==> flow/design.v <==
module sixteen_bit_reg(D, clk, rst, Q, enable);
	input enable;
	input[15:0] D;
	input clk, rst;
	output reg [15:0] Q;
	always @(posedge clk or posedge rst) begin
		if (rst == 1'b1)
			Q <= 16'b0;
		else if (enable == 1'b1)
			Q <= D;
		end
endmodule
module eight_bit_reg(D,clk,rst,Q);
input[7:0] D;
input clk, rst;
output reg [7:0] Q;
always @(posedge clk or posedge rst) begin
	if (rst == 1'b1)
		Q <= 8'b0;
	else 
		Q <= D;
	end
endmodule
module program_counter(clk, rst, bus, select, pc_enable, out);
	input clk, rst, pc_enable, select;
	input [15:0] bus;
	output reg [15:0] out;
	reg [15:0] mux_out;
	always @(select or out or bus) begin
		if (select == 1'b0)
			mux_out = out + 1'b1;
		else
			mux_out = bus;
	end
	always @(posedge clk or posedge rst) begin
		if (rst == 1'b1)
			out <= 16'b0;
		else if (pc_enable == 1'b1)
			out <= mux_out;
		end
endmodule
module stack_pointer(in, out, sel, enable, clk, rst);
	input enable, clk, rst;
	input [1:0] sel;
	input [15:0] in;
	output reg [15:0] out;
	reg [15:0] temp;
	always @(sel or out or in) begin
		if (sel == 2'b00)
			temp = in;
		else if (sel == 2'b01)
			temp = out + 1'b1;
		else 
			temp = out - 1'b1;
	end
	always @(posedge clk or posedge rst) begin
		if (rst == 1'b1)
			out <= 16'b1111111111111111;
		else if (enable == 1'b1)
			out <= temp;
	end
endmodule
module FA(a,b,cin,cout,s);
	input a, b, cin;
	output cout, s;
	assign s = (~a & b & ~cin) | (a & ~b & ~cin) | (~a & ~b & cin) | (a & b & cin);
	assign cout = (a & b) | (a & cin) | (b & cin);
endmodule
module sixteenBit_FA(a,b,cin,cout,s);
	input [15:0] a, b;
	input cin;
	output [15:0] s;
	output cout;
	wire c1, c2, c3;
	wire[14:0] c_outs;
	FA fa1(.a(a[0]), .b(b[0]), .cin(cin), .cout(c_outs[0]), .s(s[0]));
	FA fa2(.a(a[1]), .b(b[1]), .cin(c_outs[0]), .cout(c_outs[1]), .s(s[1]));
	FA fa3(.a(a[2]), .b(b[2]), .cin(c_outs[1]), .cout(c_outs[2]), .s(s[2]));
	FA fa4(.a(a[3]), .b(b[3]), .cin(c_outs[2]), .cout(c_outs[3]), .s(s[3]));
	FA fa5(.a(a[4]), .b(b[4]), .cin(c_outs[3]), .cout(c_outs[4]), .s(s[4]));
	FA fa6(.a(a[5]), .b(b[5]), .cin(c_outs[4]), .cout(c_outs[5]), .s(s[5]));
	FA fa7(.a(a[6]), .b(b[6]), .cin(c_outs[5]), .cout(c_outs[6]), .s(s[6]));
	FA fa8(.a(a[7]), .b(b[7]), .cin(c_outs[6]), .cout(c_outs[7]), .s(s[7]));
	FA fa9(.a(a[8]), .b(b[8]), .cin(c_outs[7]), .cout(c_outs[8]), .s(s[8]));
	FA fa10(.a(a[9]), .b(b[9]), .cin(c_outs[8]), .cout(c_outs[9]), .s(s[9]));
	FA fa11(.a(a[10]), .b(b[10]), .cin(c_outs[9]), .cout(c_outs[10]), .s(s[10]));
	FA fa12(.a(a[11]), .b(b[11]), .cin(c_outs[10]), .cout(c_outs[11]), .s(s[11]));
	FA fa13(.a(a[12]), .b(b[12]), .cin(c_outs[11]), .cout(c_outs[12]), .s(s[12]));
	FA fa14(.a(a[13]), .b(b[13]), .cin(c_outs[12]), .cout(c_outs[13]), .s(s[13]));
	FA fa15(.a(a[14]), .b(b[14]), .cin(c_outs[13]), .cout(c_outs[14]), .s(s[14]));
	FA fa16(.a(a[15]), .b(b[15]), .cin(c_outs[14]), .cout(cout), .s(s[15]));
endmodule
module sixteen_bit_xor(a,b,out);
	input [15:0] a,b;
	output [15:0] out;
	assign out = a ^ b;
endmodule
module multiplier(a, b, l_m, r_m);
input [15:0] a, b; 
output [15:0] l_m, r_m;
wire [31:0] m;
assign m = a*b;
assign l_m = m[15:0];
assign r_m = m[31:16];
endmodule
module status_register_encoder(add_out, c_out, status_reg);
input[15:0] add_out;
input c_out;
output [3:0] status_reg;
reg p,n,z,c;
assign status_reg = {n, p, z, c};
always @(add_out or c_out) begin
	if (add_out[15] == 1'b1)
		n = 1'b1;
	else
		n = 1'b0;
	if (add_out[15] == 1'b0)
		p = 1'b1;
	else 
		p = 1'b0;
	if (c_out == 1'b1)
		c = 1'b1;
	else
		c = 1'b0;
	if (add_out == 16'b0)
		z = 1'b1;
	else
		z = 1'b0;
end
endmodule
module alu(clk, rst, a, b, addsub, xor_ctrl, acc_out, acc_enable, a_enable, mul_acc_out, mul_out_ctrl, status_reg, add_ctrl);
	input clk, rst, addsub, xor_ctrl, acc_enable, a_enable, mul_out_ctrl, add_ctrl;
	input[15:0] a,b;
	output[15:0] acc_out,mul_acc_out;
	output [3:0] status_reg;
	wire [15:0] add_out, xor_out, acc_in, a_reg, l_m_out, r_m_out;
	wire c_out;
	reg [15:0] b_mux;
	always @(b or addsub) begin
		if (addsub == 1'b1)
			b_mux = ~b;
		else 
			b_mux = b;
	end
	sixteen_bit_reg a_register(.D(a), .clk(clk), .rst(rst), .Q(a_reg), .enable(a_enable));
	sixteenBit_FA adder_circuit(.a(a_reg),.b(b_mux),.cin(addsub),.cout(c_out),.s(add_out));
	sixteen_bit_xor xor_circuit(.a(a_reg),.b(b),.out(xor_out));
	multiplier multiplier_circuit(.a(a_reg), .b(b), .l_m(l_m_out), .r_m(r_m_out));
	assign acc_in = ({16{add_ctrl}} & add_out) | ({16{xor_ctrl}} & xor_out) | ({16{mul_out_ctrl}} & l_m_out);
	sixteen_bit_reg accumulator(.D(acc_in), .clk(clk), .rst(rst), .Q(acc_out), .enable(acc_enable));
	sixteen_bit_reg mul_accumulator(.D(r_m_out), .clk(clk), .rst(rst), .Q(mul_acc_out), .enable(acc_enable));
	status_register_encoder sr(.add_out(add_out), .c_out(c_out), .status_reg(status_reg));
endmodule
module binary_to_reg_sig(bin, enable, r_sig);
	input[3:0] bin;
	input enable;
	output reg[15:0] r_sig;
	wire [4:0] temp;
	assign temp = {enable,bin};
	always @(temp) begin
	case (temp)
	5'b10000 : begin r_sig = 16'b0000000000000001; end
	5'b10001 : begin r_sig = 16'b0000000000000010; end
	5'b10010 : begin r_sig = 16'b0000000000000100; end
	5'b10011 : begin r_sig = 16'b0000000000001000; end
	5'b10100 : begin r_sig = 16'b0000000000010000; end
	5'b10101 : begin r_sig = 16'b0000000000100000; end
	5'b10110 : begin r_sig = 16'b0000000001000000; end
	5'b10111 : begin r_sig = 16'b0000000010000000; end
	5'b11000 : begin r_sig = 16'b0000000100000000; end
	5'b11001 : begin r_sig = 16'b0000001000000000; end
	5'b11010 : begin r_sig = 16'b0000010000000000; end
	5'b11011 : begin r_sig = 16'b0000100000000000; end
	5'b11100 : begin r_sig = 16'b0001000000000000; end
	5'b11101 : begin r_sig = 16'b0010000000000000; end
	5'b11110 : begin r_sig = 16'b0100000000000000; end
	5'b11111 : begin r_sig = 16'b1000000000000000; end
	default : begin r_sig = 16'b0000000000000000; end
	endcase
	end
endmodule
module next_state(instr, state, next_state, status_reg);
	input [15:0] instr;
	input [7:0] state;
	output reg [7:0] next_state;
	input[3:0] status_reg;
	wire[14:0] temp;
	assign temp = {status_reg[3:1], instr[15:12], state};
	always @(temp) begin
		casez (temp)
		15'bzzzzzzz00000000: begin next_state = 8'b1111; end  
		15'bzzzzzzz00001111: begin next_state = 8'b0001; end  
		15'bzzz000000000001: begin next_state = 8'b0010; end  
		15'bzzz000100000001: begin next_state = 8'b0011; end  
		15'bzzz001000000001: begin next_state = 8'b1001; end  
		15'bzzz001100000001: begin next_state = 8'b0110; end  
		15'bzzz010000000001: begin next_state = 8'b1100; end  
		15'bzzz010100000001: begin next_state = 8'b0100; end  
		15'bzzz011000000001: begin next_state = 8'b0101; end  
		15'bzzz100000000001: begin next_state = 8'b10011; end  
		15'bzzz100100000001: begin next_state = 8'b10111; end  
		15'bzzz101000000001: begin next_state = 8'b11011; end  
		15'bzzz101100000001: begin next_state = 8'b100001; end  
		15'bzzz110000000001: begin next_state = 8'b00100110; end  
		15'bzzz110100000001: begin next_state = 8'b00101001; end  
		15'bzzz111000000001: begin next_state = 8'b00101110; end  
		15'bzzz111100000001: begin next_state = 8'b00101111; end  
		15'bzzz011100000001: begin next_state = 8'b00101000; end  
		15'bzzzzzzz00000010: begin next_state = 8'b0000; end  
		15'bzzzzzzz00000011: begin next_state = 8'b0000; end  
		15'bzzzzzzz00001011: begin next_state = 8'b0000; end  
		15'bzzzzzzz00001000: begin next_state = 8'b0000; end  
 		15'bzzzzzzz00001110: begin next_state = 8'b0000; end  
		15'bzzzzzzz00000100: begin next_state = 8'b0000; end  
		15'bzzzzzzz00000101: begin next_state = 8'b0000; end  
		15'bzzzzzzz00100111: begin next_state = 8'b0000; end  
		15'bzzzzzzz00001001: begin next_state = 8'b1010; end
		15'bzzzzzzz00001010: begin next_state = 8'b1011; end
		15'bzzzzzzz00000110: begin next_state = 8'b0111; end
		15'bzzzzzzz00000111: begin next_state = 8'b1000; end
		15'bzzzzzzz00001100: begin next_state = 8'b1101; end
		15'bzzzzzzz00001101: begin next_state = 8'b1110; end
		15'bzzzzzzz00010011: begin next_state = 8'b10100; end 
		15'bzzzzzzz00010100: begin next_state = 8'b10101; end
		15'bzzzzzzz00010101: begin next_state = 8'b10110; end
		15'bzzzzzzz00010111: begin next_state = 8'b00011000; end
		15'bzzzzzzz00011000: begin next_state = 8'b00011001; end
		15'bzzzzzzz00011001: begin next_state = 8'b00011010; end
		15'bzzzzzzz00011011: begin next_state = 8'b00011100; end
		15'bzzzzzzz00011100: begin next_state = 8'b00011101; end
		15'bzzzzzzz00011101: begin next_state = 8'b00011110; end
		15'bzzzzzzz00011110: begin next_state = 8'b00011111; end
		15'bzzzzzzz00011111: begin next_state = 8'b00100000; end
		15'bzzzzzzz00100000: begin next_state = 8'b00100101; end
		15'bzzzzzzz00100001: begin next_state = 8'b00100010; end
		15'bzzzzzzz00100010: begin next_state = 8'b00100011; end
		15'bzzzzzzz00100011: begin next_state = 8'b00100100; end
		15'bzzzzzzz00100110: begin next_state = 8'b00100111; end
		15'bzz1zzzz00101001: begin next_state = 8'b00101010; end 
		15'bzzzzzzz00101010: begin next_state = 8'b00101100; end
		15'bzzzzzzz00101100: begin next_state = 8'b00101101; end
		15'bzz0zzzz00101001: begin next_state = 8'b00101011; end
		15'b1zzzzzz00101110: begin next_state = 8'b00101010; end 
		15'b0zzzzzz00101110: begin next_state = 8'b00101011; end
		15'bz1zzzzz00101111: begin next_state = 8'b00101010; end 
		15'bz0zzzzz00101111: begin next_state = 8'b00101011; end
		15'bzzzzzzz00101000 : begin next_state = 8'b10000; end
		15'bzzzzzzz00010000 : begin next_state = 8'b10001; end
		15'bzzzzzzz00010001 : begin next_state = 8'b10010; end
		default : begin next_state = 8'b0; end
		endcase
		end
endmodule
module control_output
	(
		state, instr, rin, rout, gin, gout, pcin, pcout, addsub, 
		a_in, xorctrl, ctrl_out, ram_addr_sel, ram_out_ctrl, 
		instr_enable, pc_enable,wr_enable, sp_sel, d_select, 
		sr_sel, mul_out_ctrl, mul_acc_out_ctrl, add_ctrl	
	);
	input [7:0] state;
	input [15:0] instr;
	output [15:0] rin, rout;
	output reg gin, gout, pcin, pcout, addsub, a_in, xorctrl, ctrl_out; 
	output reg ram_addr_sel, ram_out_ctrl, instr_enable, pc_enable; 
	output reg wr_enable, d_select, sr_sel, mul_out_ctrl, mul_acc_out_ctrl, add_ctrl;
	output reg [1:0] sp_sel;
	reg rx_in,rx_out, ry_in, ry_out;
	wire [15:0] rx_in_data, rx_out_data, ry_in_data, ry_out_data, rmull_in_data;
	reg [15:0] sp_enable, SR_enable;
	reg mull_set;
	assign rin = rx_in_data | ry_in_data | {sp_enable << 15} | {SR_enable << 14} | rmull_in_data;
	assign rout = rx_out_data | ry_out_data;
	always @(state) begin
		case(state)
		8'b00000: begin ctrl_out = 1'b0; rx_in = 1'b0; rx_out = 1'b0; ry_in = 1'b0; ry_out = 1'b0; gin = 1'b0; gout = 1'b0; pcin = 1'b0; pcout = 1'b0; addsub = 1'b0; a_in = 1'b0; xorctrl = 1'b0; add_ctrl = 1'b0; ram_addr_sel = 1'b0; ram_out_ctrl = 1'b0; instr_enable = 1'b0; pc_enable = 1'b0; wr_enable = 1'b0; sp_sel = 2'b00; sp_enable = 1'b0; d_select = 1'b0; SR_enable = 1'b0; sr_sel = 1'b0; mull_set = 1'b0; mul_out_ctrl = 1'b0; mul_acc_out_ctrl	= 1'b0; end  
		8'b01111: begin ctrl_out = 1'b0; rx_in = 1'b0; rx_out = 1'b0; ry_in = 1'b0; ry_out = 1'b0; gin = 1'b0; gout = 1'b0; pcin = 1'b0; pcout = 1'b0; addsub = 1'b0; a_in = 1'b0; xorctrl = 1'b0; add_ctrl = 1'b0; ram_addr_sel = 1'b0; ram_out_ctrl = 1'b1; instr_enable = 1'b1; pc_enable = 1'b0; wr_enable = 1'b0; sp_sel = 2'b00; sp_enable = 1'b0; d_select = 1'b0; SR_enable = 1'b0; sr_sel = 1'b0; mull_set = 1'b0; mul_out_ctrl = 1'b0; mul_acc_out_ctrl	= 1'b0; end   
		8'b00001: begin ctrl_out = 1'b0; rx_in = 1'b0; rx_out = 1'b0; ry_in = 1'b0; ry_out = 1'b0; gin = 1'b0; gout = 1'b0; pcin = 1'b0; pcout = 1'b0; addsub = 1'b0; a_in = 1'b0; xorctrl = 1'b0; add_ctrl = 1'b0; ram_addr_sel = 1'b0; ram_out_ctrl = 1'b0; instr_enable = 1'b0; pc_enable = 1'b0; wr_enable = 1'b0; sp_sel = 2'b00; sp_enable = 1'b0; d_select = 1'b0; SR_enable = 1'b0; sr_sel = 1'b0; mull_set = 1'b0; mul_out_ctrl = 1'b0; mul_acc_out_ctrl	= 1'b0; end  
		8'b00010: begin ctrl_out = 1'b1; rx_in = 1'b1; rx_out = 1'b0; ry_in = 1'b0; ry_out = 1'b0; gin = 1'b0; gout = 1'b0; pcin = 1'b0; pcout = 1'b0; addsub = 1'b0; a_in = 1'b0; xorctrl = 1'b0; add_ctrl = 1'b0; ram_addr_sel = 1'b0; ram_out_ctrl = 1'b0; instr_enable = 1'b0; pc_enable = 1'b1; wr_enable = 1'b0; sp_sel = 2'b00; sp_enable = 1'b0; d_select = 1'b0; SR_enable = 1'b0; sr_sel = 1'b0; mull_set = 1'b0; mul_out_ctrl = 1'b0; mul_acc_out_ctrl	= 1'b0; end
		8'b00011: begin ctrl_out = 1'b0; rx_in = 1'b1; rx_out = 1'b0; ry_in = 1'b0; ry_out = 1'b1; gin = 1'b0; gout = 1'b0; pcin = 1'b0; pcout = 1'b0; addsub = 1'b0; a_in = 1'b0; xorctrl = 1'b0; add_ctrl = 1'b0; ram_addr_sel = 1'b0; ram_out_ctrl = 1'b0; instr_enable = 1'b0; pc_enable = 1'b1; wr_enable = 1'b0; sp_sel = 2'b00; sp_enable = 1'b0; d_select = 1'b0; SR_enable = 1'b0; sr_sel = 1'b0; mull_set = 1'b0; mul_out_ctrl = 1'b0; mul_acc_out_ctrl	= 1'b0; end
		8'b00100: begin ctrl_out = 1'b0; rx_in = 1'b1; rx_out = 1'b0; ry_in = 1'b0; ry_out = 1'b0; gin = 1'b0; gout = 1'b0; pcin = 1'b0; pcout = 1'b1; addsub = 1'b0; a_in = 1'b0; xorctrl = 1'b0; add_ctrl = 1'b0; ram_addr_sel = 1'b0; ram_out_ctrl = 1'b0; instr_enable = 1'b0; pc_enable = 1'b1; wr_enable = 1'b0; sp_sel = 2'b00;sp_enable = 1'b0;  d_select = 1'b0; SR_enable = 1'b0; sr_sel = 1'b0; mull_set = 1'b0; mul_out_ctrl = 1'b0; mul_acc_out_ctrl	= 1'b0; end
		8'b00101: begin ctrl_out = 1'b0; rx_in = 1'b0; rx_out = 1'b1; ry_in = 1'b0; ry_out = 1'b0; gin = 1'b0; gout = 1'b0; pcin = 1'b1; pcout = 1'b0; addsub = 1'b0; a_in = 1'b0; xorctrl = 1'b0; add_ctrl = 1'b0; ram_addr_sel = 1'b0; ram_out_ctrl = 1'b0; instr_enable = 1'b0; pc_enable = 1'b1; wr_enable = 1'b0; sp_sel = 2'b00; sp_enable = 1'b0; d_select = 1'b0; SR_enable = 1'b0; sr_sel = 1'b0; mull_set = 1'b0; mul_out_ctrl = 1'b0; mul_acc_out_ctrl	= 1'b0; end
		8'b00110: begin ctrl_out = 1'b0; rx_in = 1'b0; rx_out = 1'b1; ry_in = 1'b0; ry_out = 1'b0; gin = 1'b0; gout = 1'b0; pcin = 1'b0; pcout = 1'b0; addsub = 1'b0; a_in = 1'b1; xorctrl = 1'b0; add_ctrl = 1'b0; ram_addr_sel = 1'b0; ram_out_ctrl = 1'b0; instr_enable = 1'b0; pc_enable = 1'b0; wr_enable = 1'b0; sp_sel = 2'b00; sp_enable = 1'b0; d_select = 1'b0; SR_enable = 1'b0; sr_sel = 1'b0; mull_set = 1'b0; mul_out_ctrl = 1'b0; mul_acc_out_ctrl	= 1'b0; end
		8'b00111: begin ctrl_out = 1'b0; rx_in = 1'b0; rx_out = 1'b0; ry_in = 1'b0; ry_out = 1'b1; gin = 1'b1; gout = 1'b0; pcin = 1'b0; pcout = 1'b0; addsub = 1'b1; a_in = 1'b0; xorctrl = 1'b0; add_ctrl = 1'b1; ram_addr_sel = 1'b0; ram_out_ctrl = 1'b0; instr_enable = 1'b0; pc_enable = 1'b0; wr_enable = 1'b0; sp_sel = 2'b00; sp_enable = 1'b0; d_select = 1'b0; SR_enable = 1'b0; sr_sel = 1'b0; mull_set = 1'b0; mul_out_ctrl = 1'b0; mul_acc_out_ctrl	= 1'b0; end
		8'b01000: begin ctrl_out = 1'b0; rx_in = 1'b1; rx_out = 1'b0; ry_in = 1'b0; ry_out = 1'b0; gin = 1'b0; gout = 1'b1; pcin = 1'b0; pcout = 1'b0; addsub = 1'b0; a_in = 1'b0; xorctrl = 1'b0; add_ctrl = 1'b0; ram_addr_sel = 1'b0; ram_out_ctrl = 1'b0; instr_enable = 1'b0; pc_enable = 1'b1; wr_enable = 1'b0; sp_sel = 2'b00; sp_enable = 1'b0; d_select = 1'b0; SR_enable = 1'b0; sr_sel = 1'b0; mull_set = 1'b0; mul_out_ctrl = 1'b0; mul_acc_out_ctrl	= 1'b0; end
		8'b01001: begin ctrl_out = 1'b0; rx_in = 1'b0; rx_out = 1'b1; ry_in = 1'b0; ry_out = 1'b0; gin = 1'b0; gout = 1'b0; pcin = 1'b0; pcout = 1'b0; addsub = 1'b0; a_in = 1'b1; xorctrl = 1'b0; add_ctrl = 1'b0; ram_addr_sel = 1'b0; ram_out_ctrl = 1'b0; instr_enable = 1'b0; pc_enable = 1'b0; wr_enable = 1'b0; sp_sel = 2'b00; sp_enable = 1'b0; d_select = 1'b0; SR_enable = 1'b0; sr_sel = 1'b0; mull_set = 1'b0; mul_out_ctrl = 1'b0; mul_acc_out_ctrl	= 1'b0; end
		8'b01010: begin ctrl_out = 1'b0; rx_in = 1'b0; rx_out = 1'b0; ry_in = 1'b0; ry_out = 1'b1; gin = 1'b1; gout = 1'b0; pcin = 1'b0; pcout = 1'b0; addsub = 1'b0; a_in = 1'b0; xorctrl = 1'b0; add_ctrl = 1'b1; ram_addr_sel = 1'b0; ram_out_ctrl = 1'b0; instr_enable = 1'b0; pc_enable = 1'b0; wr_enable = 1'b0; sp_sel = 2'b00; sp_enable = 1'b0; d_select = 1'b0; SR_enable = 1'b0; sr_sel = 1'b0; mull_set = 1'b0; mul_out_ctrl = 1'b0; mul_acc_out_ctrl	= 1'b0; end
		8'b01011: begin ctrl_out = 1'b0; rx_in = 1'b1; rx_out = 1'b0; ry_in = 1'b0; ry_out = 1'b0; gin = 1'b0; gout = 1'b1; pcin = 1'b0; pcout = 1'b0; addsub = 1'b0; a_in = 1'b0; xorctrl = 1'b0; add_ctrl = 1'b0; ram_addr_sel = 1'b0; ram_out_ctrl = 1'b0; instr_enable = 1'b0; pc_enable = 1'b1; wr_enable = 1'b0; sp_sel = 2'b00;sp_enable = 1'b0;  d_select = 1'b0; SR_enable = 1'b0; sr_sel = 1'b0; mull_set = 1'b0; mul_out_ctrl = 1'b0; mul_acc_out_ctrl	= 1'b0; end 
		8'b01100: begin ctrl_out = 1'b0; rx_in = 1'b0; rx_out = 1'b1; ry_in = 1'b0; ry_out = 1'b0; gin = 1'b0; gout = 1'b0; pcin = 1'b0; pcout = 1'b0; addsub = 1'b0; a_in = 1'b1; xorctrl = 1'b0; add_ctrl = 1'b0; ram_addr_sel = 1'b0; ram_out_ctrl = 1'b0; instr_enable = 1'b0; pc_enable = 1'b0; wr_enable = 1'b0; sp_sel = 2'b00; sp_enable = 1'b0; d_select = 1'b0; SR_enable = 1'b0; sr_sel = 1'b0; mull_set = 1'b0; mul_out_ctrl = 1'b0; mul_acc_out_ctrl	= 1'b0; end
		8'b01101: begin ctrl_out = 1'b0; rx_in = 1'b0; rx_out = 1'b0; ry_in = 1'b0; ry_out = 1'b1; gin = 1'b1; gout = 1'b0; pcin = 1'b0; pcout = 1'b0; addsub = 1'b0; a_in = 1'b0; xorctrl = 1'b1; add_ctrl = 1'b0; ram_addr_sel = 1'b0; ram_out_ctrl = 1'b0; instr_enable = 1'b0; pc_enable = 1'b0; wr_enable = 1'b0; sp_sel = 2'b00; sp_enable = 1'b0; d_select = 1'b0; SR_enable = 1'b0; sr_sel = 1'b0; mull_set = 1'b0; mul_out_ctrl = 1'b0; mul_acc_out_ctrl	= 1'b0; end
		8'b01110: begin ctrl_out = 1'b0; rx_in = 1'b1; rx_out = 1'b0; ry_in = 1'b0; ry_out = 1'b0; gin = 1'b0; gout = 1'b1; pcin = 1'b0; pcout = 1'b0; addsub = 1'b0; a_in = 1'b0; xorctrl = 1'b0; add_ctrl = 1'b0; ram_addr_sel = 1'b0; ram_out_ctrl = 1'b0; instr_enable = 1'b0; pc_enable = 1'b1; wr_enable = 1'b0; sp_sel = 2'b00; sp_enable = 1'b0; d_select = 1'b0; SR_enable = 1'b0; sr_sel = 1'b0; mull_set = 1'b0; mul_out_ctrl = 1'b0; mul_acc_out_ctrl	= 1'b0; end 
		8'b10011: begin ctrl_out = 1'b0; rx_in = 1'b0; rx_out = 1'b0; ry_in = 1'b0; ry_out = 1'b0; gin = 1'b0; gout = 1'b0; pcin = 1'b0; pcout = 1'b0; addsub = 1'b0; a_in = 1'b0; xorctrl = 1'b0; add_ctrl = 1'b0; ram_addr_sel = 1'b1; ram_out_ctrl = 1'b0; instr_enable = 1'b0; pc_enable = 1'b0; wr_enable = 1'b0; sp_sel = 2'b00; sp_enable = 1'b0; d_select = 1'b0; SR_enable = 1'b0; sr_sel = 1'b0; mull_set = 1'b0; mul_out_ctrl = 1'b0; mul_acc_out_ctrl	= 1'b0; end
		8'b10100: begin ctrl_out = 1'b0; rx_in = 1'b0; rx_out = 1'b0; ry_in = 1'b0; ry_out = 1'b0; gin = 1'b0; gout = 1'b0; pcin = 1'b0; pcout = 1'b0; addsub = 1'b0; a_in = 1'b0; xorctrl = 1'b0; add_ctrl = 1'b0; ram_addr_sel = 1'b1; ram_out_ctrl = 1'b0; instr_enable = 1'b0; pc_enable = 1'b0; wr_enable = 1'b0; sp_sel = 2'b00; sp_enable = 1'b0; d_select = 1'b0; SR_enable = 1'b0; sr_sel = 1'b0; mull_set = 1'b0; mul_out_ctrl = 1'b0; mul_acc_out_ctrl	= 1'b0; end
		8'b10101: begin ctrl_out = 1'b0; rx_in = 1'b0; rx_out = 1'b1; ry_in = 1'b0; ry_out = 1'b0; gin = 1'b0; gout = 1'b0; pcin = 1'b0; pcout = 1'b0; addsub = 1'b0; a_in = 1'b0; xorctrl = 1'b0; add_ctrl = 1'b0; ram_addr_sel = 1'b1; ram_out_ctrl = 1'b0; instr_enable = 1'b0; pc_enable = 1'b0; wr_enable = 1'b1; sp_sel = 2'b00; sp_enable = 1'b0; d_select = 1'b0; SR_enable = 1'b0; sr_sel = 1'b0; mull_set = 1'b0; mul_out_ctrl = 1'b0; mul_acc_out_ctrl	= 1'b0; end
		8'b10110: begin ctrl_out = 1'b0; rx_in = 1'b0; rx_out = 1'b0; ry_in = 1'b0; ry_out = 1'b0; gin = 1'b0; gout = 1'b0; pcin = 1'b0; pcout = 1'b0; addsub = 1'b0; a_in = 1'b0; xorctrl = 1'b0; add_ctrl = 1'b0; ram_addr_sel = 1'b0; ram_out_ctrl = 1'b0; instr_enable = 1'b0; pc_enable = 1'b1; wr_enable = 1'b0; sp_sel = 2'b10; sp_enable = 1'b1; d_select = 1'b0; SR_enable = 1'b0; sr_sel = 1'b0; mull_set = 1'b0; mul_out_ctrl = 1'b0; mul_acc_out_ctrl	= 1'b0; end
		8'b10111: begin ctrl_out = 1'b0; rx_in = 1'b0; rx_out = 1'b0; ry_in = 1'b0; ry_out = 1'b0; gin = 1'b0; gout = 1'b0; pcin = 1'b0; pcout = 1'b0; addsub = 1'b0; a_in = 1'b0; xorctrl = 1'b0; add_ctrl = 1'b0; ram_addr_sel = 1'b0; ram_out_ctrl = 1'b0; instr_enable = 1'b0; pc_enable = 1'b0; wr_enable = 1'b0; sp_sel = 2'b01; sp_enable = 1'b1; d_select = 1'b0; SR_enable = 1'b0; sr_sel = 1'b0; mull_set = 1'b0; mul_out_ctrl = 1'b0; mul_acc_out_ctrl	= 1'b0; end
		8'b11000: begin ctrl_out = 1'b0; rx_in = 1'b0; rx_out = 1'b0; ry_in = 1'b0; ry_out = 1'b0; gin = 1'b0; gout = 1'b0; pcin = 1'b0; pcout = 1'b0; addsub = 1'b0; a_in = 1'b0; xorctrl = 1'b0; add_ctrl = 1'b0; ram_addr_sel = 1'b1; ram_out_ctrl = 1'b0; instr_enable = 1'b0; pc_enable = 1'b0; wr_enable = 1'b0; sp_sel = 2'b00; sp_enable = 1'b0; d_select = 1'b0; SR_enable = 1'b0; sr_sel = 1'b0; mull_set = 1'b0; mul_out_ctrl = 1'b0; mul_acc_out_ctrl	= 1'b0; end
		8'b11001: begin ctrl_out = 1'b0; rx_in = 1'b0; rx_out = 1'b0; ry_in = 1'b0; ry_out = 1'b0; gin = 1'b0; gout = 1'b0; pcin = 1'b0; pcout = 1'b0; addsub = 1'b0; a_in = 1'b0; xorctrl = 1'b0; add_ctrl = 1'b0; ram_addr_sel = 1'b1; ram_out_ctrl = 1'b0; instr_enable = 1'b0; pc_enable = 1'b0; wr_enable = 1'b0; sp_sel = 2'b00; sp_enable = 1'b0; d_select = 1'b0; SR_enable = 1'b0; sr_sel = 1'b0; mull_set = 1'b0; mul_out_ctrl = 1'b0; mul_acc_out_ctrl	= 1'b0; end
		8'b11010: begin ctrl_out = 1'b0; rx_in = 1'b1; rx_out = 1'b0; ry_in = 1'b0; ry_out = 1'b0; gin = 1'b0; gout = 1'b0; pcin = 1'b0; pcout = 1'b0; addsub = 1'b0; a_in = 1'b0; xorctrl = 1'b0; add_ctrl = 1'b0; ram_addr_sel = 1'b1; ram_out_ctrl = 1'b1; instr_enable = 1'b0; pc_enable = 1'b1; wr_enable = 1'b0; sp_sel = 2'b0;  sp_enable = 1'b0; d_select = 1'b0; SR_enable = 1'b0; sr_sel = 1'b0; mull_set = 1'b0; mul_out_ctrl = 1'b0; mul_acc_out_ctrl	= 1'b0; end
		8'b11011: begin ctrl_out = 1'b0; rx_in = 1'b0; rx_out = 1'b0; ry_in = 1'b0; ry_out = 1'b0; gin = 1'b0; gout = 1'b0; pcin = 1'b0; pcout = 1'b0; addsub = 1'b0; a_in = 1'b0; xorctrl = 1'b0; add_ctrl = 1'b0; ram_addr_sel = 1'b0; ram_out_ctrl = 1'b0; instr_enable = 1'b0; pc_enable = 1'b1; wr_enable = 1'b0; sp_sel = 2'b00; sp_enable = 1'b0; d_select = 1'b0; SR_enable = 1'b0; sr_sel = 1'b0; mull_set = 1'b0; mul_out_ctrl = 1'b0; mul_acc_out_ctrl	= 1'b0; end
		8'b11100: begin ctrl_out = 1'b0; rx_in = 1'b0; rx_out = 1'b0; ry_in = 1'b0; ry_out = 1'b0; gin = 1'b0; gout = 1'b0; pcin = 1'b0; pcout = 1'b0; addsub = 1'b0; a_in = 1'b0; xorctrl = 1'b0; add_ctrl = 1'b0; ram_addr_sel = 1'b0; ram_out_ctrl = 1'b0; instr_enable = 1'b0; pc_enable = 1'b0; wr_enable = 1'b0; sp_sel = 2'b00; sp_enable = 1'b0; d_select = 1'b0; SR_enable = 1'b0; sr_sel = 1'b0; mull_set = 1'b0; mul_out_ctrl = 1'b0; mul_acc_out_ctrl	= 1'b0; end
		8'b11101: begin ctrl_out = 1'b0; rx_in = 1'b0; rx_out = 1'b0; ry_in = 1'b0; ry_out = 1'b0; gin = 1'b0; gout = 1'b0; pcin = 1'b0; pcout = 1'b0; addsub = 1'b0; a_in = 1'b0; xorctrl = 1'b0; add_ctrl = 1'b0; ram_addr_sel = 1'b0; ram_out_ctrl = 1'b1; instr_enable = 1'b1; pc_enable = 1'b0; wr_enable = 1'b0; sp_sel = 2'b00; sp_enable = 1'b0; d_select = 1'b0; SR_enable = 1'b0; sr_sel = 1'b0; mull_set = 1'b0; mul_out_ctrl = 1'b0; mul_acc_out_ctrl	= 1'b0; end
		8'b11110: begin ctrl_out = 1'b0; rx_in = 1'b0; rx_out = 1'b0; ry_in = 1'b0; ry_out = 1'b0; gin = 1'b0; gout = 1'b0; pcin = 1'b0; pcout = 1'b0; addsub = 1'b0; a_in = 1'b0; xorctrl = 1'b0; add_ctrl = 1'b0; ram_addr_sel = 1'b1; ram_out_ctrl = 1'b0; instr_enable = 1'b0; pc_enable = 1'b1; wr_enable = 1'b0; sp_sel = 2'b00; sp_enable = 1'b0; d_select = 1'b0; SR_enable = 1'b0; sr_sel = 1'b0; mull_set = 1'b0; mul_out_ctrl = 1'b0; mul_acc_out_ctrl	= 1'b0; end
		8'b11111: begin ctrl_out = 1'b0; rx_in = 1'b0; rx_out = 1'b0; ry_in = 1'b0; ry_out = 1'b0; gin = 1'b0; gout = 1'b0; pcin = 1'b0; pcout = 1'b1; addsub = 1'b0; a_in = 1'b0; xorctrl = 1'b0; add_ctrl = 1'b0; ram_addr_sel = 1'b1; ram_out_ctrl = 1'b0; instr_enable = 1'b0; pc_enable = 1'b0; wr_enable = 1'b1; sp_sel = 2'b00; sp_enable = 1'b0; d_select = 1'b0; SR_enable = 1'b0; sr_sel = 1'b0; mull_set = 1'b0; mul_out_ctrl = 1'b0; mul_acc_out_ctrl	= 1'b0; end
		8'b100000: begin ctrl_out = 1'b0; rx_in = 1'b0; rx_out = 1'b0; ry_in = 1'b0; ry_out = 1'b0; gin = 1'b0; gout = 1'b0; pcin = 1'b0; pcout = 1'b0; addsub = 1'b0; a_in = 1'b0; xorctrl = 1'b0; add_ctrl = 1'b0; ram_addr_sel = 1'b0; ram_out_ctrl = 1'b0; instr_enable = 1'b0; pc_enable = 1'b1; wr_enable = 1'b0; sp_sel = 2'b10; sp_enable = 1'b1; d_select = 1'b0; SR_enable = 1'b0; sr_sel = 1'b0; mull_set = 1'b0; mul_out_ctrl = 1'b0; mul_acc_out_ctrl = 1'b0; end
		8'b100101: begin ctrl_out = 1'b1; rx_in = 1'b0; rx_out = 1'b0; ry_in = 1'b0; ry_out = 1'b0; gin = 1'b0; gout = 1'b0; pcin = 1'b1; pcout = 1'b0; addsub = 1'b0; a_in = 1'b0; xorctrl = 1'b0; add_ctrl = 1'b0; ram_addr_sel = 1'b0; ram_out_ctrl = 1'b0; instr_enable = 1'b0; pc_enable = 1'b1; wr_enable = 1'b0; sp_sel = 2'b10; sp_enable = 1'b0; d_select = 1'b1; SR_enable = 1'b0; sr_sel = 1'b0; mull_set = 1'b0; mul_out_ctrl = 1'b0; mul_acc_out_ctrl = 1'b0; end
		8'b100001: begin ctrl_out = 1'b0; rx_in = 1'b0; rx_out = 1'b0; ry_in = 1'b0; ry_out = 1'b0; gin = 1'b0; gout = 1'b0; pcin = 1'b0; pcout = 1'b0; addsub = 1'b0; a_in = 1'b0; xorctrl = 1'b0; add_ctrl = 1'b0; ram_addr_sel = 1'b0; ram_out_ctrl = 1'b0; instr_enable = 1'b0; pc_enable = 1'b0; wr_enable = 1'b0; sp_sel = 2'b01; sp_enable = 1'b1; d_select = 1'b0; SR_enable = 1'b0; sr_sel = 1'b0; mull_set = 1'b0; mul_out_ctrl = 1'b0; mul_acc_out_ctrl = 1'b0; end
		8'b100010: begin ctrl_out = 1'b0; rx_in = 1'b0; rx_out = 1'b0; ry_in = 1'b0; ry_out = 1'b0; gin = 1'b0; gout = 1'b0; pcin = 1'b0; pcout = 1'b0; addsub = 1'b0; a_in = 1'b0; xorctrl = 1'b0; add_ctrl = 1'b0; ram_addr_sel = 1'b1; ram_out_ctrl = 1'b0; instr_enable = 1'b0; pc_enable = 1'b0; wr_enable = 1'b0; sp_sel = 2'b00; sp_enable = 1'b0; d_select = 1'b0; SR_enable = 1'b0; sr_sel = 1'b0; mull_set = 1'b0; mul_out_ctrl = 1'b0; mul_acc_out_ctrl = 1'b0; end
		8'b100011: begin ctrl_out = 1'b0; rx_in = 1'b0; rx_out = 1'b0; ry_in = 1'b0; ry_out = 1'b0; gin = 1'b0; gout = 1'b0; pcin = 1'b0; pcout = 1'b0; addsub = 1'b0; a_in = 1'b0; xorctrl = 1'b0; add_ctrl = 1'b0; ram_addr_sel = 1'b1; ram_out_ctrl = 1'b0; instr_enable = 1'b0; pc_enable = 1'b0; wr_enable = 1'b0; sp_sel = 2'b00; sp_enable = 1'b0; d_select = 1'b0; SR_enable = 1'b0; sr_sel = 1'b0; mull_set = 1'b0; mul_out_ctrl = 1'b0; mul_acc_out_ctrl = 1'b0; end
		8'b100100: begin ctrl_out = 1'b0; rx_in = 1'b0; rx_out = 1'b0; ry_in = 1'b0; ry_out = 1'b0; gin = 1'b0; gout = 1'b0; pcin = 1'b1; pcout = 1'b0; addsub = 1'b0; a_in = 1'b0; xorctrl = 1'b0; add_ctrl = 1'b0; ram_addr_sel = 1'b1; ram_out_ctrl = 1'b1; instr_enable = 1'b0; pc_enable = 1'b1; wr_enable = 1'b0; sp_sel = 2'b00; sp_enable = 1'b0; d_select = 1'b0; SR_enable = 1'b0; sr_sel = 1'b0; mull_set = 1'b0; mul_out_ctrl = 1'b0; mul_acc_out_ctrl = 1'b0; end
		8'b100110: begin ctrl_out = 1'b0; rx_in = 1'b0; rx_out = 1'b1; ry_in = 1'b0; ry_out = 1'b0; gin = 1'b0; gout = 1'b0; pcin = 1'b0; pcout = 1'b0; addsub = 1'b0; a_in = 1'b1; xorctrl = 1'b0; add_ctrl = 1'b0; ram_addr_sel = 1'b0; ram_out_ctrl = 1'b0; instr_enable = 1'b0; pc_enable = 1'b0; wr_enable = 1'b0; sp_sel = 2'b00; sp_enable = 1'b0; d_select = 1'b0; SR_enable = 1'b0; sr_sel = 1'b0; mull_set = 1'b0; mul_out_ctrl = 1'b0; mul_acc_out_ctrl = 1'b0; end 
		8'b100111: begin ctrl_out = 1'b0; rx_in = 1'b0; rx_out = 1'b0; ry_in = 1'b0; ry_out = 1'b1; gin = 1'b0; gout = 1'b0; pcin = 1'b0; pcout = 1'b0; addsub = 1'b1; a_in = 1'b0; xorctrl = 1'b0; add_ctrl = 1'b0; ram_addr_sel = 1'b0; ram_out_ctrl = 1'b0; instr_enable = 1'b0; pc_enable = 1'b1; wr_enable = 1'b0; sp_sel = 2'b00; sp_enable = 1'b0; d_select = 1'b0; SR_enable = 1'b1; sr_sel = 1'b1; mull_set = 1'b0; mul_out_ctrl = 1'b0; mul_acc_out_ctrl = 1'b0; end
		8'b101001: begin ctrl_out = 1'b0; rx_in = 1'b0; rx_out = 1'b0; ry_in = 1'b0; ry_out = 1'b0; gin = 1'b0; gout = 1'b0; pcin = 1'b0; pcout = 1'b0; addsub = 1'b0; a_in = 1'b0; xorctrl = 1'b0; add_ctrl = 1'b0; ram_addr_sel = 1'b0; ram_out_ctrl = 1'b0; instr_enable = 1'b0; pc_enable = 1'b1; wr_enable = 1'b0; sp_sel = 2'b00; sp_enable = 1'b0; d_select = 1'b0; SR_enable = 1'b0; sr_sel = 1'b0; mull_set = 1'b0; mul_out_ctrl = 1'b0; mul_acc_out_ctrl = 1'b0; end
		8'b101110: begin ctrl_out = 1'b0; rx_in = 1'b0; rx_out = 1'b0; ry_in = 1'b0; ry_out = 1'b0; gin = 1'b0; gout = 1'b0; pcin = 1'b0; pcout = 1'b0; addsub = 1'b0; a_in = 1'b0; xorctrl = 1'b0; add_ctrl = 1'b0; ram_addr_sel = 1'b0; ram_out_ctrl = 1'b0; instr_enable = 1'b0; pc_enable = 1'b1; wr_enable = 1'b0; sp_sel = 2'b00; sp_enable = 1'b0; d_select = 1'b0; SR_enable = 1'b0; sr_sel = 1'b0; mull_set = 1'b0; mul_out_ctrl = 1'b0; mul_acc_out_ctrl = 1'b0; end
		8'b101111: begin ctrl_out = 1'b0; rx_in = 1'b0; rx_out = 1'b0; ry_in = 1'b0; ry_out = 1'b0; gin = 1'b0; gout = 1'b0; pcin = 1'b0; pcout = 1'b0; addsub = 1'b0; a_in = 1'b0; xorctrl = 1'b0; add_ctrl = 1'b0; ram_addr_sel = 1'b0; ram_out_ctrl = 1'b0; instr_enable = 1'b0; pc_enable = 1'b1; wr_enable = 1'b0; sp_sel = 2'b00; sp_enable = 1'b0; d_select = 1'b0; SR_enable = 1'b0; sr_sel = 1'b0; mull_set = 1'b0; mul_out_ctrl = 1'b0; mul_acc_out_ctrl = 1'b0; end
		8'b101010: begin ctrl_out = 1'b0; rx_in = 1'b0; rx_out = 1'b0; ry_in = 1'b0; ry_out = 1'b0; gin = 1'b0; gout = 1'b0; pcin = 1'b0; pcout = 1'b0; addsub = 1'b0; a_in = 1'b0; xorctrl = 1'b0; add_ctrl = 1'b0; ram_addr_sel = 1'b0; ram_out_ctrl = 1'b0; instr_enable = 1'b0; pc_enable = 1'b0; wr_enable = 1'b0; sp_sel = 2'b00; sp_enable = 1'b0; d_select = 1'b0;  SR_enable = 1'b0; sr_sel = 1'b0; mull_set = 1'b0; mul_out_ctrl = 1'b0; mul_acc_out_ctrl = 1'b0; end
		8'b101011: begin ctrl_out = 1'b0; rx_in = 1'b0; rx_out = 1'b0; ry_in = 1'b0; ry_out = 1'b0; gin = 1'b0; gout = 1'b0; pcin = 1'b0; pcout = 1'b0; addsub = 1'b0; a_in = 1'b0; xorctrl = 1'b0; add_ctrl = 1'b0; ram_addr_sel = 1'b0; ram_out_ctrl = 1'b0; instr_enable = 1'b0; pc_enable = 1'b1; wr_enable = 1'b0; sp_sel = 2'b00; sp_enable = 1'b0; d_select = 1'b0; SR_enable = 1'b0; sr_sel = 1'b0; mull_set = 1'b0; mul_out_ctrl = 1'b0; mul_acc_out_ctrl = 1'b0; end
		8'b101100: begin ctrl_out = 1'b0; rx_in = 1'b0; rx_out = 1'b0; ry_in = 1'b0; ry_out = 1'b0; gin = 1'b0; gout = 1'b0; pcin = 1'b0; pcout = 1'b0; addsub = 1'b0; a_in = 1'b0; xorctrl = 1'b0; add_ctrl = 1'b0; ram_addr_sel = 1'b0; ram_out_ctrl = 1'b1; instr_enable = 1'b1; pc_enable = 1'b0; wr_enable = 1'b0; sp_sel = 2'b00; sp_enable = 1'b0; d_select = 1'b0;  SR_enable = 1'b0; sr_sel = 1'b0; mull_set = 1'b0; mul_out_ctrl = 1'b0; mul_acc_out_ctrl = 1'b0; end
		8'b101101: begin ctrl_out = 1'b1; rx_in = 1'b0; rx_out = 1'b0; ry_in = 1'b0; ry_out = 1'b0; gin = 1'b0; gout = 1'b0; pcin = 1'b1; pcout = 1'b0; addsub = 1'b0; a_in = 1'b0; xorctrl = 1'b0; add_ctrl = 1'b0; ram_addr_sel = 1'b0; ram_out_ctrl = 1'b0; instr_enable = 1'b0; pc_enable = 1'b1; wr_enable = 1'b0; sp_sel = 2'b00; sp_enable = 1'b0; d_select = 1'b1;  SR_enable = 1'b0; sr_sel = 1'b0; mull_set = 1'b0; mul_out_ctrl = 1'b0; mul_acc_out_ctrl = 1'b0; end
		8'b00101000: begin ctrl_out = 1'b0; rx_in = 1'b0; rx_out = 1'b1; ry_in = 1'b0; ry_out = 1'b0; gin = 1'b0; gout = 1'b0; pcin = 1'b0; pcout = 1'b0; addsub = 1'b0; a_in = 1'b1; xorctrl = 1'b0; add_ctrl = 1'b0; ram_addr_sel = 1'b0; ram_out_ctrl = 1'b0; instr_enable = 1'b0; pc_enable = 1'b0; wr_enable = 1'b0; sp_sel = 2'b00; sp_enable = 1'b0; d_select = 1'b0;  SR_enable = 1'b0; sr_sel = 1'b0; mull_set = 1'b0; mul_out_ctrl = 1'b0; mul_acc_out_ctrl = 1'b0; end
		8'b00010000: begin ctrl_out = 1'b0; rx_in = 1'b0; rx_out = 1'b0; ry_in = 1'b0; ry_out = 1'b1; gin = 1'b1; gout = 1'b0; pcin = 1'b0; pcout = 1'b0; addsub = 1'b0; a_in = 1'b0; xorctrl = 1'b0; add_ctrl = 1'b0; ram_addr_sel = 1'b0; ram_out_ctrl = 1'b0; instr_enable = 1'b0; pc_enable = 1'b0; wr_enable = 1'b0; sp_sel = 2'b00; sp_enable = 1'b0; d_select = 1'b0;  SR_enable = 1'b0; sr_sel = 1'b0; mull_set = 1'b0; mul_out_ctrl = 1'b1; mul_acc_out_ctrl = 1'b0; end
		8'b00010001: begin ctrl_out = 1'b0; rx_in = 1'b1; rx_out = 1'b0; ry_in = 1'b0; ry_out = 1'b0; gin = 1'b0; gout = 1'b1; pcin = 1'b0; pcout = 1'b0; addsub = 1'b0; a_in = 1'b0; xorctrl = 1'b0; add_ctrl = 1'b0; ram_addr_sel = 1'b0; ram_out_ctrl = 1'b0; instr_enable = 1'b0; pc_enable = 1'b0; wr_enable = 1'b0; sp_sel = 2'b00; sp_enable = 1'b0; d_select = 1'b0;  SR_enable = 1'b0; sr_sel = 1'b0; mull_set = 1'b0; mul_out_ctrl = 1'b0; mul_acc_out_ctrl = 1'b0; end
		8'b00010010: begin ctrl_out = 1'b0; rx_in = 1'b0; rx_out = 1'b0; ry_in = 1'b0; ry_out = 1'b0; gin = 1'b0; gout = 1'b0; pcin = 1'b0; pcout = 1'b0; addsub = 1'b0; a_in = 1'b0; xorctrl = 1'b0; add_ctrl = 1'b0; ram_addr_sel = 1'b0; ram_out_ctrl = 1'b0; instr_enable = 1'b0; pc_enable = 1'b1; wr_enable = 1'b0; sp_sel = 2'b00; sp_enable = 1'b0; d_select = 1'b0;  SR_enable = 1'b0; sr_sel = 1'b0; mull_set = 1'b1; mul_out_ctrl = 1'b0; mul_acc_out_ctrl = 1'b1; end
		default  : begin ctrl_out = 1'b0; rx_in = 1'b0; rx_out = 1'b0; ry_in = 1'b0; ry_out = 1'b0; gin = 1'b0; gout = 1'b0; pcin = 1'b0; pcout = 1'b0; addsub = 1'b0; a_in = 1'b0; xorctrl = 1'b0; add_ctrl = 1'b0; ram_addr_sel = 1'b0; ram_out_ctrl = 1'b0; instr_enable = 1'b0; pc_enable = 1'b0; wr_enable = 1'b0; sp_sel = 2'b00; sp_enable = 1'b0; d_select = 1'b0;  SR_enable = 1'b0; sr_sel = 1'b0; mull_set = 1'b0; mul_out_ctrl = 1'b0; mul_acc_out_ctrl = 1'b0; end
	endcase
	end
	wire [3:0] rx, ry;
	assign rx = instr[11:8];
	assign ry = instr[7:4];
	binary_to_reg_sig get_rx_in(.bin(rx), .enable(rx_in), .r_sig(rx_in_data));
	binary_to_reg_sig get_rx_out(.bin(rx), .enable(rx_out), .r_sig(rx_out_data));
	binary_to_reg_sig get_ry_in(.bin(ry), .enable(ry_in), .r_sig(ry_in_data));
	binary_to_reg_sig get_ry_out(.bin(ry), .enable(ry_out), .r_sig(ry_out_data));
	wire mull_32;
	assign mull_32 = (rx >= 4'b1000 && rx <= 4'b1101 && mull_set);
	binary_to_reg_sig get_mull_R(.bin(rx + 1'b1),.enable(mull_32), .r_sig(rmull_in_data));
endmodule
module control_unit 
	(
		clk, rst, instr, rin, 
		rout, gin, gout, pcin, 
		pcout, addsub, a_in, 
		xorctrl, ctrl_out, 
		out,ram_addr_sel, ram_out_ctrl, instr_enable, pc_enable, wr_enable, sp_sel, sr_sel, current_status,
		mul_out_ctrl, mul_acc_out_ctrl, add_ctrl	
	);
	input clk, rst;
	input [3:0] current_status;
	input [15:0]instr;
	output [15:0] rin, rout;
	output gin, gout, pcin, pcout, addsub, a_in, xorctrl , ctrl_out, ram_addr_sel, ram_out_ctrl, instr_enable, pc_enable, wr_enable, sr_sel, mul_out_ctrl, mul_acc_out_ctrl,add_ctrl;
	output reg [15:0] out;
	output [1:0] sp_sel;
	wire d_select;
	always @(d_select or instr) begin
		if (d_select == 1'b0)
			out = {8'b0,instr[7:0]};
		else 
			out = instr;
	end
	wire [7:0] curr_state, next_state;
	eight_bit_reg state_reg(.D(next_state),.clk(clk),.rst(rst),.Q(curr_state));
	next_state inst_next_state(.instr(instr),.state(curr_state),.next_state(next_state), .status_reg(current_status));
	control_output get_outputs(.state(curr_state),.instr(instr),.rin(rin), .rout(rout), .gin(gin), .gout(gout)
		, .pcin(pcin), .pcout(pcout), .addsub(addsub),.a_in(a_in), .xorctrl(xorctrl) , .ctrl_out(ctrl_out),
		.ram_addr_sel(ram_addr_sel), .ram_out_ctrl(ram_out_ctrl), .instr_enable(instr_enable), .pc_enable(pc_enable),
		.wr_enable(wr_enable), .sp_sel(sp_sel), .d_select(d_select), .sr_sel(sr_sel),
		.mul_out_ctrl(mul_out_ctrl), .mul_acc_out_ctrl(mul_acc_out_ctrl),.add_ctrl(add_ctrl)	
		);
endmodule
module binary_to_7Seg(binary, sevenSeg);
	input[3:0] binary;
	output reg[6:0]  sevenSeg;
	always @(binary) begin
		case (binary)
		4'b0000 : begin sevenSeg = 7'b1000000; end
		4'b0001 : begin sevenSeg = 7'b1111001; end
		4'b0010 : begin sevenSeg = 7'b0100100; end
		4'b0011 : begin sevenSeg = 7'b0110000; end
		4'b0100 : begin sevenSeg = 7'b0011001; end
		4'b0101 : begin sevenSeg = 7'b0010010; end
		4'b0110 : begin sevenSeg = 7'b0000010; end
		4'b0111 : begin sevenSeg = 7'b1111000; end
		4'b1000 : begin sevenSeg = 7'b0000000; end
		4'b1001 : begin sevenSeg = 7'b0010000; end
		4'b1010 : begin sevenSeg = 7'b0001000; end
		4'b1011 : begin sevenSeg = 7'b0000011; end
		4'b1100 : begin sevenSeg = 7'b1000110; end
		4'b1101 : begin sevenSeg = 7'b0100001; end
		4'b1110 : begin sevenSeg = 7'b0000110; end
		4'b1111 : begin sevenSeg = 7'b0001110; end
		default : begin sevenSeg = 7'b1000000; end
	endcase
	end
endmodule
module seven_seg_controller(sw, r0, r1, r2, r3, r4, r5, r6, r7, r8,r9,r10,r11,r12,r13,r14,r15, displ);
input[3:0] sw;  
input[15:0] r0,r1,r2,r3,r4,r5,r6,r7,r8,r9,r10,r11,r12,r13,r14,r15;  
reg[15:0] val;
output[27:0] displ;  
always @(sw or r0 or r1 or r2 or r3 or r4 or r5 or r6 or r7 or r8 or r9 or r10 or r11 or r12 or r13 or r14 or r15) begin
	case (sw)
	4'b000 : begin val = r0; end
	4'b001 : begin val = r1; end
	4'b010 : begin val = r2; end
	4'b011 : begin val = r3; end
	4'b100 : begin val = r4; end
	4'b101 : begin val = r5; end
	4'b110 : begin val = r6; end
	4'b111 : begin val = r7; end
	4'b1000 : begin val = r8; end
	4'b1001 : begin val = r9; end
	4'b1010 : begin val = r10; end
	4'b1011 : begin val = r11; end
	4'b1100 : begin val = r12; end
	4'b1101 : begin val = r13; end
	4'b1110 : begin val = r14; end
	4'b1111 : begin val = r15; end
endcase
end
binary_to_7Seg bin2seg_inst0(.binary(val[3:0]), .sevenSeg(displ[6:0]));
binary_to_7Seg bin2seg_inst1(.binary(val[7:4]), .sevenSeg(displ[13:7]));
binary_to_7Seg bin2seg_inst2(.binary(val[11:8]), .sevenSeg(displ[20:14]));
binary_to_7Seg bin2seg_inst3(.binary(val[15:12]), .sevenSeg(displ[27:21]));
endmodule
module datapath(clk, rst, sw, seg0, seg1,seg2,seg3, mem_addr, mem_wdata, mem_we, mem_rdata);
	input clk, rst;
	input [3:0] sw;
	output [6:0] seg0,seg1,seg2,seg3;
	output [15:0] mem_addr;
	output [15:0] mem_wdata;
	output mem_we;
	input [15:0] mem_rdata;
	wire [15:0] rin, rout;
	wire wr_enable, ram_addr_sel, pcin, ram_out_ctrl, instr_ctrl, acc_enable, acc_out_ctrl, pc_enable, pc_out_ctrl, addsub, a_enable, xor_ctrl, cu_out_ctrl, mul_out_ctrl, mul_acc_out_ctrl, sr_sel, add_ctrl;
	wire[15:0] instr, bus, instr_address, cu_out, r0_out, r1_out,r2_out, r3_out, r4_out, r5_out, r6_out, r7_out, r8_out, r9_out,r10_out, r11_out, r12_out, r13_out, mul_acc_out, sp_out;
	wire [15:0] ra_in, acc_out, sr_out;
	reg [15:0] ram_address, sr_in;
	wire [15:0] ram_out;
	wire[1:0] sp_sel;
	wire[3:0] status_reg;
	sixteen_bit_reg instruction_register(.clk(clk),.rst(rst),.D(bus),.Q(instr),.enable(instr_ctrl));
	program_counter pc(.clk(clk),.rst(rst), .select(pcin), .bus(bus), .out(instr_address),.pc_enable(pc_enable));
	always@(ram_addr_sel or sp_out or instr_address) begin
		if (ram_addr_sel == 1'b1)
			ram_address <= sp_out;
		else 
			ram_address <= instr_address;
	end
	assign mem_addr = ram_address;
	assign mem_wdata = bus;
	assign mem_we = wr_enable;
	assign ram_out = mem_rdata;
	control_unit control_unit_inst
	(	
		.clk(clk), .rst(rst), .instr(instr), .rin(rin), 
		.rout(rout), .gin(acc_enable), .gout(acc_out_ctrl), .pcin(pcin), 
		.pcout(pc_out_ctrl), .addsub(addsub), .a_in(a_enable), 
		.xorctrl(xor_ctrl), .ctrl_out(cu_out_ctrl), 
		.out(cu_out),.ram_addr_sel(ram_addr_sel), .ram_out_ctrl(ram_out_ctrl), 
		.instr_enable(instr_ctrl),.pc_enable(pc_enable), .wr_enable(wr_enable), .sp_sel(sp_sel), .sr_sel(sr_sel), .current_status(sr_out[3:0]),
		.mul_out_ctrl(mul_out_ctrl), .mul_acc_out_ctrl(mul_acc_out_ctrl),
		.add_ctrl(add_ctrl)	
	);
	alu alu_inst(
		.clk(clk), .rst(rst), .a(bus),.a_enable(a_enable), 
		.b(bus), .addsub(addsub), .xor_ctrl(xor_ctrl), .acc_out(acc_out), .acc_enable(acc_enable)
		,.mul_acc_out(mul_acc_out), .mul_out_ctrl(mul_out_ctrl), .status_reg(status_reg), .add_ctrl(add_ctrl)
		);
	wire [27:0] displays;
	assign seg0 = displays[6:0];
	assign seg1 = displays[13:7];
	assign seg2 = displays[20:14];
	assign seg3 = displays[27:21];
	seven_seg_controller display_driver
	(
		.sw(sw), .r0(r0_out), .r1(r1_out), .r2(r2_out), 
		.r3(r3_out), .r4(r4_out), .r5(r5_out), .r6(r6_out),
		.r7(r7_out), 
		.r8(r8_out),
		.r9(r9_out),
		.r10(r10_out),
		.r11(r11_out),
		.r12(r12_out),
		.r13(r13_out),
		.r14(sr_out),
		.r15(sp_out),
		.displ(displays)
	);
	stack_pointer sp(.in(bus), .out(sp_out), .sel(sp_sel), .enable(rin[15]), .clk(clk), .rst(rst));
	sixteen_bit_reg r0(.D(bus), .clk(clk), .rst(rst), .Q(r0_out),.enable(rin[0]));
	sixteen_bit_reg r1(.D(bus), .clk(clk), .rst(rst), .Q(r1_out),.enable(rin[1]));
	sixteen_bit_reg r2(.D(bus), .clk(clk), .rst(rst), .Q(r2_out),.enable(rin[2]));
	sixteen_bit_reg r3(.D(bus), .clk(clk), .rst(rst), .Q(r3_out),.enable(rin[3]));
	sixteen_bit_reg r4(.D(bus), .clk(clk), .rst(rst), .Q(r4_out),.enable(rin[4]));
	sixteen_bit_reg r5(.D(bus), .clk(clk), .rst(rst), .Q(r5_out),.enable(rin[5]));
	sixteen_bit_reg r6(.D(bus), .clk(clk), .rst(rst), .Q(r6_out),.enable(rin[6]));
	sixteen_bit_reg r7(.D(bus), .clk(clk), .rst(rst), .Q(r7_out),.enable(rin[7]));
	sixteen_bit_reg r8(.D(bus), .clk(clk), .rst(rst), .Q(r8_out),.enable(rin[8]));
	sixteen_bit_reg r9(.D(bus), .clk(clk), .rst(rst), .Q(r9_out),.enable(rin[9]));
	sixteen_bit_reg r10(.D(bus), .clk(clk), .rst(rst), .Q(r10_out),.enable(rin[10]));
	sixteen_bit_reg r11(.D(bus), .clk(clk), .rst(rst), .Q(r11_out),.enable(rin[11]));
	sixteen_bit_reg r12(.D(bus), .clk(clk), .rst(rst), .Q(r12_out),.enable(rin[12]));
	sixteen_bit_reg r13(.D(bus), .clk(clk), .rst(rst), .Q(r13_out),.enable(rin[13]));
	assign bus = ({16{pc_out_ctrl}} & instr_address) | ({16{ram_out_ctrl}} & ram_out)
		| ({16{cu_out_ctrl}} & cu_out) | ({16{acc_out_ctrl}} & acc_out)
		| ({16{mul_acc_out_ctrl}} & mul_acc_out)
		| ({16{rout[15]}} & sp_out) | ({16{rout[14]}} & sr_out)
		| ({16{rout[0]}} & r0_out) | ({16{rout[1]}} & r1_out) | ({16{rout[2]}} & r2_out) | ({16{rout[3]}} & r3_out)
		| ({16{rout[4]}} & r4_out) | ({16{rout[5]}} & r5_out) | ({16{rout[6]}} & r6_out) | ({16{rout[7]}} & r7_out)
		| ({16{rout[8]}} & r8_out) | ({16{rout[9]}} & r9_out) | ({16{rout[10]}} & r10_out) | ({16{rout[11]}} & r11_out)
		| ({16{rout[12]}} & r12_out) | ({16{rout[13]}} & r13_out);
	always@(status_reg or bus or sr_sel) begin
		if (sr_sel == 1'b0)
			sr_in = bus;
		else
			sr_in = status_reg;
	end
	sixteen_bit_reg status_register(.D(sr_in), .clk(clk), .rst(rst), .Q(sr_out),.enable(rin[14]));
endmodule
# Tool chain data of datapath
# What the tools print for datapath, step after step.
# Line numbers count from 1 in the design file above.
# Library cell names are shortened.
design:
  design: "datapath"
  clock: "clk"
  library: "sky130hd"
  lib_corner: "tt_025C_1v80"

# Elaborated design
# Yosys after proc, flatten, opt, wreduce and memory -nomap, before mapping. Memory bits, and registers merged into a memory's read port (data or address), are not among the register bits. Print and check cells are not counted. Equal cells are merged and count once.
# Memory sizes are those after Yosys's memory passes, which may raise the word count (mostly to a power of two), join words into wider ones and drop unused or constant bits.
bits:
  memories: 10
  out_inout_bits: 61
  input_bits: 22
  romBits: 4672
  word_cells: 469
  regBits: 342
memory_table:
  columns: ["name", "size", "width", "read_ports", "write_ports", "line", "source"]
  rows:
  - ["(name not given)", 64, 26, 1, 0, 275, "case(state)"]
  - ["(name not given)", 32, 16, 1, 0, 161, "case (temp)"]
# Memories not listed: 8.
op_classes:
  n_reduce_logical: 9
  n_logic: 341
  addsub: 4
  mul: 1
  n_eq: 66
  compare: 2
  mux: 14

# Logic depth
# Depth = most cells in a row (Yosys ltp): at word level without a register or memory, in the mapped netlist without a sequential cell, where the memories' decode and read muxes count.
logic_depth:
  word_depth: 78
  ABC_AREA: 0
  depth_mapped: 38
  mapped_depth_nobuf: 33

# Netlist
# Yosys stat after the flow's synthesis: flattened, memories mapped to cells. It holds for the ABC_AREA given above (unset counts as 0); a run with the other value may have another netlist.
mapped:
  buffers: 216
  synth_area_um2: 29619.7
  ffs: 342
  sequential_area_um2: 8578.2
  mapped_cells: 3185
types:
  columns: ["cell_type", "n", "type_area_um2"]
  rows:
  - ["dfrtp_1", 326, 8.16E+03]
  - ["fa_1", 209, 4.18E+03]
  - ["ha_1", 171, 2.14E+03]
  - ["mux2_2", 181, 2.04E+03]
  - ["nand2_1", 377, 1.42E+03]
# Other cell types: 88; their cells: 1921.
# By module: a second synthesis without flattening, with its own total; a netlist apart from the flattened one above.
unflattened:
  cells_unflattened: 3272
  area_unflattened_um2: 32894.0
# Rows give one instance, submodules left out.
by_module:
  columns: ["module", "area_um2", "seq_area_um2", "n_inst", "cells"]
  rows:
  - ["sixteen_bit_reg", 653.1, 400.4, 19, 35]
  - ["multiplier", 8567.0, 0.0, 1, 987]
  - ["seven_seg_controller", 2184.6, 0.0, 1, 326]
# Further modules, not shown: 14.

# Worst setup path after synthesis
# Path of least setup slack by OpenSTA after synthesis, without wires, with an ideal clock, recovery checks aside; 20% of the period is set as input and as output delay. Where synthesis merged equal registers, the netlist keeps one of their names.
synth_timing:
  path_kind: "register -> register"
  start: "reg control_unit_inst.state_reg.Q[1]"
  end: "reg status_register.Q[1]"
  arrival_time_ns: 9.037
  path_slack_ns: 0.137
  t_first_pin_ns: 0.000
  path_delay_ns: 9.163
  required_time_ns: 9.174
  setup_time_ns: 0.126
  path_buffers: 2
  clock_period_ns: 9.3
  path_stages: 33
  synth_period_reached_ns: 9.163
# "path_delay_ns" is the arrival time less input delay plus setup time.
# "path_stages" counts driving pins, that of a launching flip-flop among them; a cell with two outputs on the path counts twice.
# "synth_period_reached_ns" is the clock period less the worst setup slack; recovery checks do not enter. This is arithmetic on one report: input and output delays are still those of the set period (20% each).
# The rows between start and end are the longest chain of elaborated cells between them; the timing report does not say that the signal goes this way. Where chains are equally long, one stands for them.
# A line is the first line of the expression or statement that the cell stems from. Yosys adds cells for indexed reads and writes and turns some case tables into memories.
# A memory read counts as a cell of the chain, while the word-level depth stops at memories.
synth_via:
  elab_chain_cells: 78
  cone_cells: 327
  classes_between: "mux: 5; logic: 315; reduce/logical: 2; memory: 5"
synth_rtl:
  columns: ["element", "line", "source"]
  rows:
  - ["start: declaration", 16, "output reg [7:0] Q;"]
  - ["start: assignment", 19, "Q <= 8'b0;"]
  - ["start: assignment", 21, "Q <= D;"]
  - ["memory read 64 x 26 bit", 275, "case(state)"]
  - ["57-bit 2-to-1 mux", 275, null]
  - ["[... 75 more ...]", null, null]
  - ["16-bit 2-to-1 mux", 514, "if (sr_sel == 1'b0)"]
  - ["end: assignment", 8, "Q <= 16'b0;"]
  - ["end: assignment", 10, "Q <= D;"]
  - ["end: declaration", 5, "output reg [15:0] Q;"]

# Path in the finished layout
# From the final timing report of stored run 1: the path of least setup slack in the routed layout; clock arrival at registers is part of the times.
layout_timing:
  path_kind: "register -> register"
  start: "reg control_unit_inst.state_reg.Q[0]"
  end: "reg alu_inst.mul_accumulator.Q[15]"
  arrival_time_ns: 9.45
  clock_period_ns: 9.3
  t_first_pin_ns: 0.59
  setup_time_ns: 0.13
  required_time_ns: 9.76
  path_buffers: 7
  path_stages: 38
  path_slack_ns: 0.31
# The rows between start and end are the longest chain of elaborated cells between them; the timing report does not say that the signal goes this way. Where chains are equally long, one stands for them.
# A memory read counts as a cell of the chain, while the word-level depth stops at memories.
layout_via:
  elab_chain_cells: 24
  cone_cells: 48
  lines_between: 13
  classes_between: "mul: 1; mux: 2; logic: 42; memory: 3"
layout_rtl:
  columns: ["element", "line", "source"]
  rows:
  - ["start: declaration", 16, "output reg [7:0] Q;"]
  - ["start: assignment", 19, "Q <= 8'b0;"]
  - ["start: assignment", 21, "Q <= D;"]
  - ["memory read 64 x 26 bit", 275, "case(state)"]
  - ["57-bit 2-to-1 mux", 275, null]
  - ["[... 21 more ...]", null, null]
  - ["16-bit by 16-bit multiplier with 32-bit output", 102, "assign m = a*b;"]
  - ["end: assignment", 8, "Q <= 16'b0;"]
  - ["end: assignment", 10, "Q <= D;"]
  - ["end: declaration", 5, "output reg [15:0] Q;"]

## Implementation results

Stored flow runs of datapath (2 of them; Yosys, OpenROAD, sky130hd). They differ in their settings and are not a sequence. Constraints: input delay and output delay 20% of the set period each, output load 0.01 pF.
"achievedPeriod_ns" means the clock period less the worst setup slack. The figure is calculated, with input and output delays left at 20% of the set period.
"worstPathTime_ns": the worst setup path's part of the clock period (all of it between registers, 20% less for each end at a port) less its slack. A launch clock that arrives late makes it longer, a capture clock that arrives late makes it shorter.

--- stored run 1 ---
==> flow/run.sh <==
#!/bin/bash
# the make line also repeats the synthesis and layout settings of config.mk as NAME=value (left out here)
make -C /OpenROAD-flow-scripts/flow DESIGN_CONFIG=/design/flow/config.mk WORK_HOME=/design/flow/orfs CLKGATE_MAP_FILE= finish
==> flow/config.mk <==
export PLATFORM = sky130hd
export DESIGN_NAME = datapath
export DESIGN_NICKNAME = datapath
export VERILOG_FILES = /design/flow/design.v
export SDC_FILE = /design/flow/constraint.sdc
export NUM_CORES = 4
export LEC_CHECK = 0
export CAP_MARGIN = 20
export CORE_MARGIN = 4
export CORE_UTILIZATION = 40
export SLEW_MARGIN = 20
==> flow/constraint.sdc <==
create_clock -name core_clock -period 9.3 [get_ports {clk}]
set_input_delay 1.8600 -clock core_clock [delete_from_list [all_inputs] [get_ports {clk}]]
set_output_delay 1.8600 -clock core_clock [all_outputs]
set_load 0.01 [all_outputs]

==> results, as YAML <==
results:
  fin_hold_ws_ns: 0.494
  total_negative_slack_ns: 0.000
  die_um2: 78467.2
  worstPathTime_ns: 8.99
  timing.worst_path_kind: "register -> register"
  achievedPeriod_ns: 8.992
  layout_utilization_pct: 48.1
  synth_chip_area_um2: 29619.7
  stdcell_area_um2: 35211.3
  setup_worst_slack_ns: 0.308

--- stored run 2 ---
==> flow/run.sh <==
#!/bin/bash
# the make line also repeats the synthesis and layout settings of config.mk as NAME=value (left out here)
make -C /OpenROAD-flow-scripts/flow DESIGN_CONFIG=/design/flow/config.mk WORK_HOME=/design/flow/orfs CLKGATE_MAP_FILE= finish
==> flow/config.mk <==
export PLATFORM = sky130hd
export DESIGN_NAME = datapath
export DESIGN_NICKNAME = datapath
export VERILOG_FILES = /design/flow/design.v
export SDC_FILE = /design/flow/constraint.sdc
export NUM_CORES = 4
export LEC_CHECK = 0
export CAP_MARGIN = 20
export CORE_MARGIN = 4
export CORE_UTILIZATION = 40
export SETUP_SLACK_MARGIN = 1.95
export SLEW_MARGIN = 20
==> flow/constraint.sdc <==
create_clock -name core_clock -period 9.1 [get_ports {clk}]
set_input_delay 1.8200 -clock core_clock [delete_from_list [all_inputs] [get_ports {clk}]]
set_output_delay 1.8200 -clock core_clock [all_outputs]
set_load 0.01 [all_outputs]

==> results, as YAML <==
results:
  fin_hold_ws_ns: 0.501
  total_negative_slack_ns: 0.000
  die_um2: 78467.2
  worstPathTime_ns: 8.62
  timing.worst_path_kind: "register -> register"
  achievedPeriod_ns: 8.624
  layout_utilization_pct: 49.3
  synth_chip_area_um2: 29619.7
  stdcell_area_um2: 36110.9
  setup_worst_slack_ns: 0.476
